==> flow/design.v <==
module top#(parameter m = 7)(
    input clk,
    input signed [m-1:0]noise_in,
    output reg signed [2*m-1:0]filter_out
);
    localparam signed [m-1:0] tap0 = 5;
    localparam signed [m-1:0] tap1 = 8;
    localparam signed [m-1:0] tap2 = 11;
    localparam signed [m-1:0] tap3 = 15;
    localparam signed [m-1:0] tap4 = 17;
    localparam signed [m-1:0] tap5 = 18;
    localparam signed [m-1:0] tap6 = 17;
    localparam signed [m-1:0] tap7 = 15;
    localparam signed [m-1:0] tap8 = 11;
    localparam signed [m-1:0] tap9 = 8;
    localparam signed [m-1:0] tap10 = 5;
    reg signed [m-1:0] register_0;
    reg signed [m-1:0] register_1;
    reg signed [m-1:0] register_2;
    reg signed [m-1:0] register_3;
    reg signed [m-1:0] register_4;
    reg signed [m-1:0] register_5;
    reg signed [m-1:0] register_6;
    reg signed [m-1:0] register_7;
    reg signed [m-1:0] register_8;
    reg signed [m-1:0] register_9;
    always@(posedge clk) begin
        register_0 <= noise_in;
        register_1 <= register_0;
        register_2 <= register_1;
        register_3 <= register_2;
        register_4 <= register_3;
        register_5 <= register_4;
        register_6 <= register_5;
        register_7 <= register_6;
        register_8 <= register_7;
        register_9 <= register_8;  
        filter_out <=  noise_in * tap0 +
                            register_0 * tap1 +
                            register_1 * tap2 +
                            register_2 * tap3 +
                            register_3 * tap4 +
                            register_4 * tap5 +
                            register_5 * tap6 +
                            register_6 * tap7 +
                            register_7 * tap8 +
                            register_8 * tap9 +
                            register_9 * tap10;
    end
endmodule
-- Tool chain data of top
The steps from the RTL of top to its reports follow in flow order.
Lines are those of the file above, counted from 1.
Operators carry their Yosys type and port widths (W data, S select, Z words).
Library cell names are shortened.
Not given: -
- top module: top
- clock: clk
- standard-cell library: sky130hd
- corner: tt_025C_1v80

-- After elaboration
Source: Yosys, flattened and elaborated, memories not mapped. Widths are those after wreduce; folded enables and synchronous resets count as part of the registers. Registers that Yosys merges into a memory's read port (data or address) are not register bits. Print and check cells do not count. Equal cells are merged and count once.
- add/sub/neg operators: 10
- noted multipliers: 9
- operators by type and width (operator ; number):
    $mul A7 B5 Y12 const B ; 5
    $mul A7 B6 Y13 const B ; 2
    $mul A7 B4 Y11 const B ; 2
    $add A14 B13 Y14 ; 3
    $add A14 B12 Y14 ; 2
    $add A13 B12 Y14 ; 1
    $add A14 B10 Y14 ; 1
    $add A14 B11 Y14 ; 1
    $add A12 B12 Y13 ; 1
    $add A11 B10 Y12 ; 1
- register bits at 84
- noted input port bits: 8
- output and inout port bits: 14
- cells after elaboration: 30

-- Depth
Longest topological path by Yosys (ltp), each cell counted once; first at word level (registers and memories cut), then after technology mapping (sequential cells cut; the memories' decode and read muxes count).
- noted word-level depth: 11
- ABC_AREA at 0
- noted gate-level depth with buffers: 24
- mapped depth without buffers at 24

-- Synthesis result
Yosys stat after the flow's synthesis: flattened, memories mapped to cells. It holds for the ABC_AREA given above (unset counts as 0); a run with the other value may have another netlist.
The area totals of this step are shown rounded.
- cell count: 837
- noted chip area (Yosys): 9250 um^2
- noted sequential area: 1680 um^2
- flip-flops: 84
- buffer cells: 2
- cell types (cell ; number ; area in all (um^2)):
    fa_1 ; 186 ; 3.72E+03
    ha_1 ; 163 ; 2.04E+03
    dfxtp_1 ; 84 ; 1.68E+03
    inv_1 ; 311 ; 1167.37
    xnor2_1 ; 25 ; 218.96
    xor2_1 ; 7 ; 61.309
    a21oi_1 ; 11 ; 55.053
    o21ai_0 ; 9 ; 45.043
    nor2_1 ; 8 ; 30.029
    and2_1 ; 4 ; 25.024
    or2_2 ; 4 ; 25.024
    a21o_1 ; 3 ; 22.522
    xnor3_1 ; 1 ; 22.522
    a211oi_1 ; 2 ; 15.014
    nand2_1 ; 4 ; 15.014
    nand3b_1 ; 2 ; 15.014
    o21a_1 ; 2 ; 15.014
    nor2b_1 ; 2 ; 12.512
Not listed: further types 8, cells in them 9.

-- Path before layout
Source: OpenSTA report_checks on the synthesized netlist (no wires, ideal clock, input and output delay 20% of the period each), path of least setup slack; recovery checks are left aside. Register names are those of the netlist, which keeps one name where synthesis merged equal registers.
- path type: input to register
- start: input noise_in[6]
- end: register filter_out[11]
- clock period: 10000 ps
- external input delay: 2000 ps
- noted setup time: 72 ps
- time at the first pin at 2000 ps
- noted data arrival time: 7816 ps
- noted data required time: 9928 ps
- path slack at 2112 ps
- noted delay of the path: 5888 ps
- driving pins on the path at 22
- buffers on the path: 0
- period reached after synthesis: 7888 ps
"delay of the path" = arrival - input delay + setup time.
"driving pins on the path": output pins that drive a net of the path, with the launching flip-flop's if there is one; two outputs of one cell count as two.
"period reached after synthesis" = period - worst setup slack (recovery checks aside). The figure is calculated, with input and output delays left at 20% of the set period.
Between the ends stands the longest chain of elaborated cells between them, by number of cells; it is not shown to be the way that was timed. Of several equally long chains one is given.
Each line given opens the expression or statement behind the cell; cells for indexed reads and writes are added by Yosys, which also makes memories of some case tables.
- path through: inv_1 fa_1 inv_1 ha_1 fa_1 fa_1 inv_1 fa_1 inv_1 fa_1 fa_1 fa_1 inv_1 fa_1 inv_1 ha_1 and2_1 o21ai_0 nand3b_1 a21o_1 a21oi_1 xnor2_1
- cells in the longest elaborated chain at 11
- noted elaborated cells between the ends (all ways): 11
- source lines of those cells: 1
- those cells by class: add/sub (10); mul (1)
- ends and longest elaborated chain, after synthesis (element ; line ; source):
    start: declaration ; 3 ; input signed [m-1:0]noise_in,
    $mul A7 B4 Y11 ; 38 ; filter_out <=  noise_in * tap0 +
    $add A11 B10 Y12 ; 38 ;
    $add A12 B12 Y13 ; 38 ;
    $add A13 B12 Y14 ; 38 ;
    $add A14 B13 Y14 x3 ; 38 ;
    $add A14 B12 Y14 x2 ; 38 ;
    $add A14 B10 Y14 ; 38 ;
    $add A14 B11 Y14 ; 38 ;
    end: assignment ; 38 ;
    end: declaration ; 4 ; output reg signed [2*m-1:0]filter_out

-- Timing after layout
From the final timing report of run A: the path of least setup slack in the routed layout; clock arrival at registers is part of the times.
The report prints the path's times to 10 ps; the period is as set.
- path type: input to register
- start: input noise_in[6]
- end: register filter_out[13]
- clock period: 8790 ps
- external input delay: 1760 ps
- noted setup time: 130 ps
- time at the first pin at 1760 ps
- noted data arrival time: 8530 ps
- noted data required time: 9010 ps
- path slack at 480 ps
- driving pins on the path at 22
- buffers on the path: 1
Between the ends stands the longest chain of elaborated cells between them, by number of cells; it is not shown to be the way that was timed. Of several equally long chains one is given.
- path through: clkdlybuf4s50_1 inv_1 fa_1 inv_1 ha_1 fa_1 fa_1 inv_1 fa_1 inv_1 fa_1 fa_1 fa_1 inv_1 fa_1 inv_1 ha_1 a2111oi_0 nand3_1 a21oi_1 xnor2_1 xnor2_1
- cells in the longest elaborated chain at 11
- noted elaborated cells between the ends (all ways): 11
- source lines of those cells: 1
- those cells by class: add/sub (10); mul (1)
- ends and longest elaborated chain, after layout (element ; line ; source):
    start: declaration ; 3 ; input signed [m-1:0]noise_in,
    $mul A7 B4 Y11 ; 38 ; filter_out <=  noise_in * tap0 +
    $add A11 B10 Y12 ; 38 ;
    $add A12 B12 Y13 ; 38 ;
    $add A13 B12 Y14 ; 38 ;
    $add A14 B13 Y14 x3 ; 38 ;
    $add A14 B12 Y14 x2 ; 38 ;
    $add A14 B10 Y14 ; 38 ;
    $add A14 B11 Y14 ; 38 ;
    end: assignment ; 38 ;
    end: declaration ; 4 ; output reg signed [2*m-1:0]filter_out

--- measured runs ---
4 stored runs of top in the flow (synthesis by Yosys, layout by OpenROAD, sky130hd cells), in arbitrary order. Constraints: input delay and output delay 20% of the set period each, output load 0.01 pF.
"achieved clock period": clock period set for the run, less the worst setup slack. It is reckoned from that one timing run; input and output delays stay at 20% of the period that was set.
"time of the worst setup path": the worst setup path's part of the clock period (all of it between registers, 20% less for each end at a port) less its slack. A launch clock that arrives late makes it longer, a capture clock that arrives late makes it shorter.
"time of the worst setup path" is known to 10 ps.
The results are shown rounded.

Run A

==> flow/run.sh <==
#!/bin/bash
# the make line also repeats the synthesis and layout settings of config.mk as NAME=value (left out here)
make -C /OpenROAD-flow-scripts/flow DESIGN_CONFIG=/design/flow/config.mk WORK_HOME=/design/flow/orfs CLKGATE_MAP_FILE= finish
==> flow/config.mk <==
export PLATFORM = sky130hd
export DESIGN_NAME = top
export DESIGN_NICKNAME = top
export VERILOG_FILES = /design/flow/design.v
export SDC_FILE = /design/flow/constraint.sdc
export NUM_CORES = 4
export LEC_CHECK = 0
export ABC_AREA = 0
export CAP_MARGIN = 20
export CELL_PAD_IN_SITES_DETAIL_PLACEMENT = 1
export CORE_ASPECT_RATIO = 0.56
export CORE_MARGIN = 7
export CORE_UTILIZATION = 46
export CTS_CLUSTER_SIZE = 91
export MAX_ROUTING_LAYER = met5
export MIN_ROUTING_LAYER = met1
export SLEW_MARGIN = 20
==> flow/constraint.sdc <==
create_clock -name core_clock -period 8.79 [get_ports {clk}]
set_input_delay 1.7580 -clock core_clock [delete_from_list [all_inputs] [get_ports {clk}]]
set_output_delay 1.7580 -clock core_clock [all_outputs]
set_load 0.01 [all_outputs]

Measured in run A:
- worst hold slack at 353 ps
- achieved clock period: 8307 ps
- standard-cell area after layout at 10100 um^2
- final utilization: 51.7%
- time of the worst setup path: 6550 ps
- class of the worst setup path: input to register
- area inside the die boundary: 24400 um^2
- chip area after synthesis (Yosys) at 9250 um^2
- summed negative setup slack: 0 ps
- setup slack of the worst path: 483 ps

Run B

==> flow/run.sh <==
#!/bin/bash
# the make line also repeats the synthesis and layout settings of config.mk as NAME=value (left out here)
make -C /OpenROAD-flow-scripts/flow DESIGN_CONFIG=/design/flow/config.mk WORK_HOME=/design/flow/orfs CLKGATE_MAP_FILE= finish
==> flow/config.mk <==
export PLATFORM = sky130hd
export DESIGN_NAME = top
export DESIGN_NICKNAME = top
export VERILOG_FILES = /design/flow/design.v
export SDC_FILE = /design/flow/constraint.sdc
export NUM_CORES = 4
export LEC_CHECK = 0
export CAP_MARGIN = 20
export CORE_MARGIN = 2
export CORE_UTILIZATION = 40
export SLEW_MARGIN = 20
==> flow/constraint.sdc <==
create_clock -name core_clock -period 12.3 [get_ports {clk}]
set_input_delay 2.4600 -clock core_clock [delete_from_list [all_inputs] [get_ports {clk}]]
set_output_delay 2.4600 -clock core_clock [all_outputs]
set_load 0.01 [all_outputs]

Measured in run B:
- worst hold slack at 350 ps
- achieved clock period: 8989 ps
- standard-cell area after layout at 10100 um^2
- final utilization: 44.7%
- time of the worst setup path: 6530 ps
- class of the worst setup path: input to register
- area inside the die boundary: 24400 um^2
- chip area after synthesis (Yosys) at 9250 um^2
- summed negative setup slack: 0 ps
- setup slack of the worst path: 3310 ps

Run C

==> flow/run.sh <==
#!/bin/bash
# the make line also repeats the synthesis and layout settings of config.mk as NAME=value (left out here)
make -C /OpenROAD-flow-scripts/flow DESIGN_CONFIG=/design/flow/config.mk WORK_HOME=/design/flow/orfs CLKGATE_MAP_FILE= finish
==> flow/config.mk <==
export PLATFORM = sky130hd
export DESIGN_NAME = top
export DESIGN_NICKNAME = top
export VERILOG_FILES = /design/flow/design.v
export SDC_FILE = /design/flow/constraint.sdc
export NUM_CORES = 4
export LEC_CHECK = 0
export CAP_MARGIN = 20
export CORE_MARGIN = 2
export CORE_UTILIZATION = 40
export SLEW_MARGIN = 20
==> flow/constraint.sdc <==
create_clock -name core_clock -period 8.6 [get_ports {clk}]
set_input_delay 1.7200 -clock core_clock [delete_from_list [all_inputs] [get_ports {clk}]]
set_output_delay 1.7200 -clock core_clock [all_outputs]
set_load 0.01 [all_outputs]

Measured in run C:
- worst hold slack at 351 ps
- achieved clock period: 8088 ps
- standard-cell area after layout at 10100 um^2
- final utilization: 44.7%
- time of the worst setup path: 6370 ps
- class of the worst setup path: input to register
- area inside the die boundary: 24400 um^2
- chip area after synthesis (Yosys) at 9250 um^2
- summed negative setup slack: 0 ps
- setup slack of the worst path: 512 ps

Run D

==> flow/run.sh <==
#!/bin/bash
# the make line also repeats the synthesis and layout settings of config.mk as NAME=value (left out here)
make -C /OpenROAD-flow-scripts/flow DESIGN_CONFIG=/design/flow/config.mk WORK_HOME=/design/flow/orfs CLKGATE_MAP_FILE= finish
==> flow/config.mk <==
export PLATFORM = sky130hd
export DESIGN_NAME = top
export DESIGN_NICKNAME = top
export VERILOG_FILES = /design/flow/design.v
export SDC_FILE = /design/flow/constraint.sdc
export NUM_CORES = 4
export LEC_CHECK = 0
export CAP_MARGIN = 20
export CORE_MARGIN = 2
export CORE_UTILIZATION = 40
export HOLD_SLACK_MARGIN = -0.06
export SETUP_SLACK_MARGIN = 0.08
export SLEW_MARGIN = 20
==> flow/constraint.sdc <==
create_clock -name core_clock -period 10.0 [get_ports {clk}]
set_input_delay 2.0000 -clock core_clock [delete_from_list [all_inputs] [get_ports {clk}]]
set_output_delay 2.0000 -clock core_clock [all_outputs]
set_load 0.01 [all_outputs]

Measured in run D:
- worst hold slack at 350 ps
- achieved clock period: 8537 ps
- standard-cell area after layout at 10100 um^2
- final utilization: 44.7%
- time of the worst setup path: 6540 ps
- class of the worst setup path: input to register
- area inside the die boundary: 24400 um^2
- chip area after synthesis (Yosys) at 9250 um^2
- summed negative setup slack: 0 ps
- setup slack of the worst path: 1460 ps
--- end ---
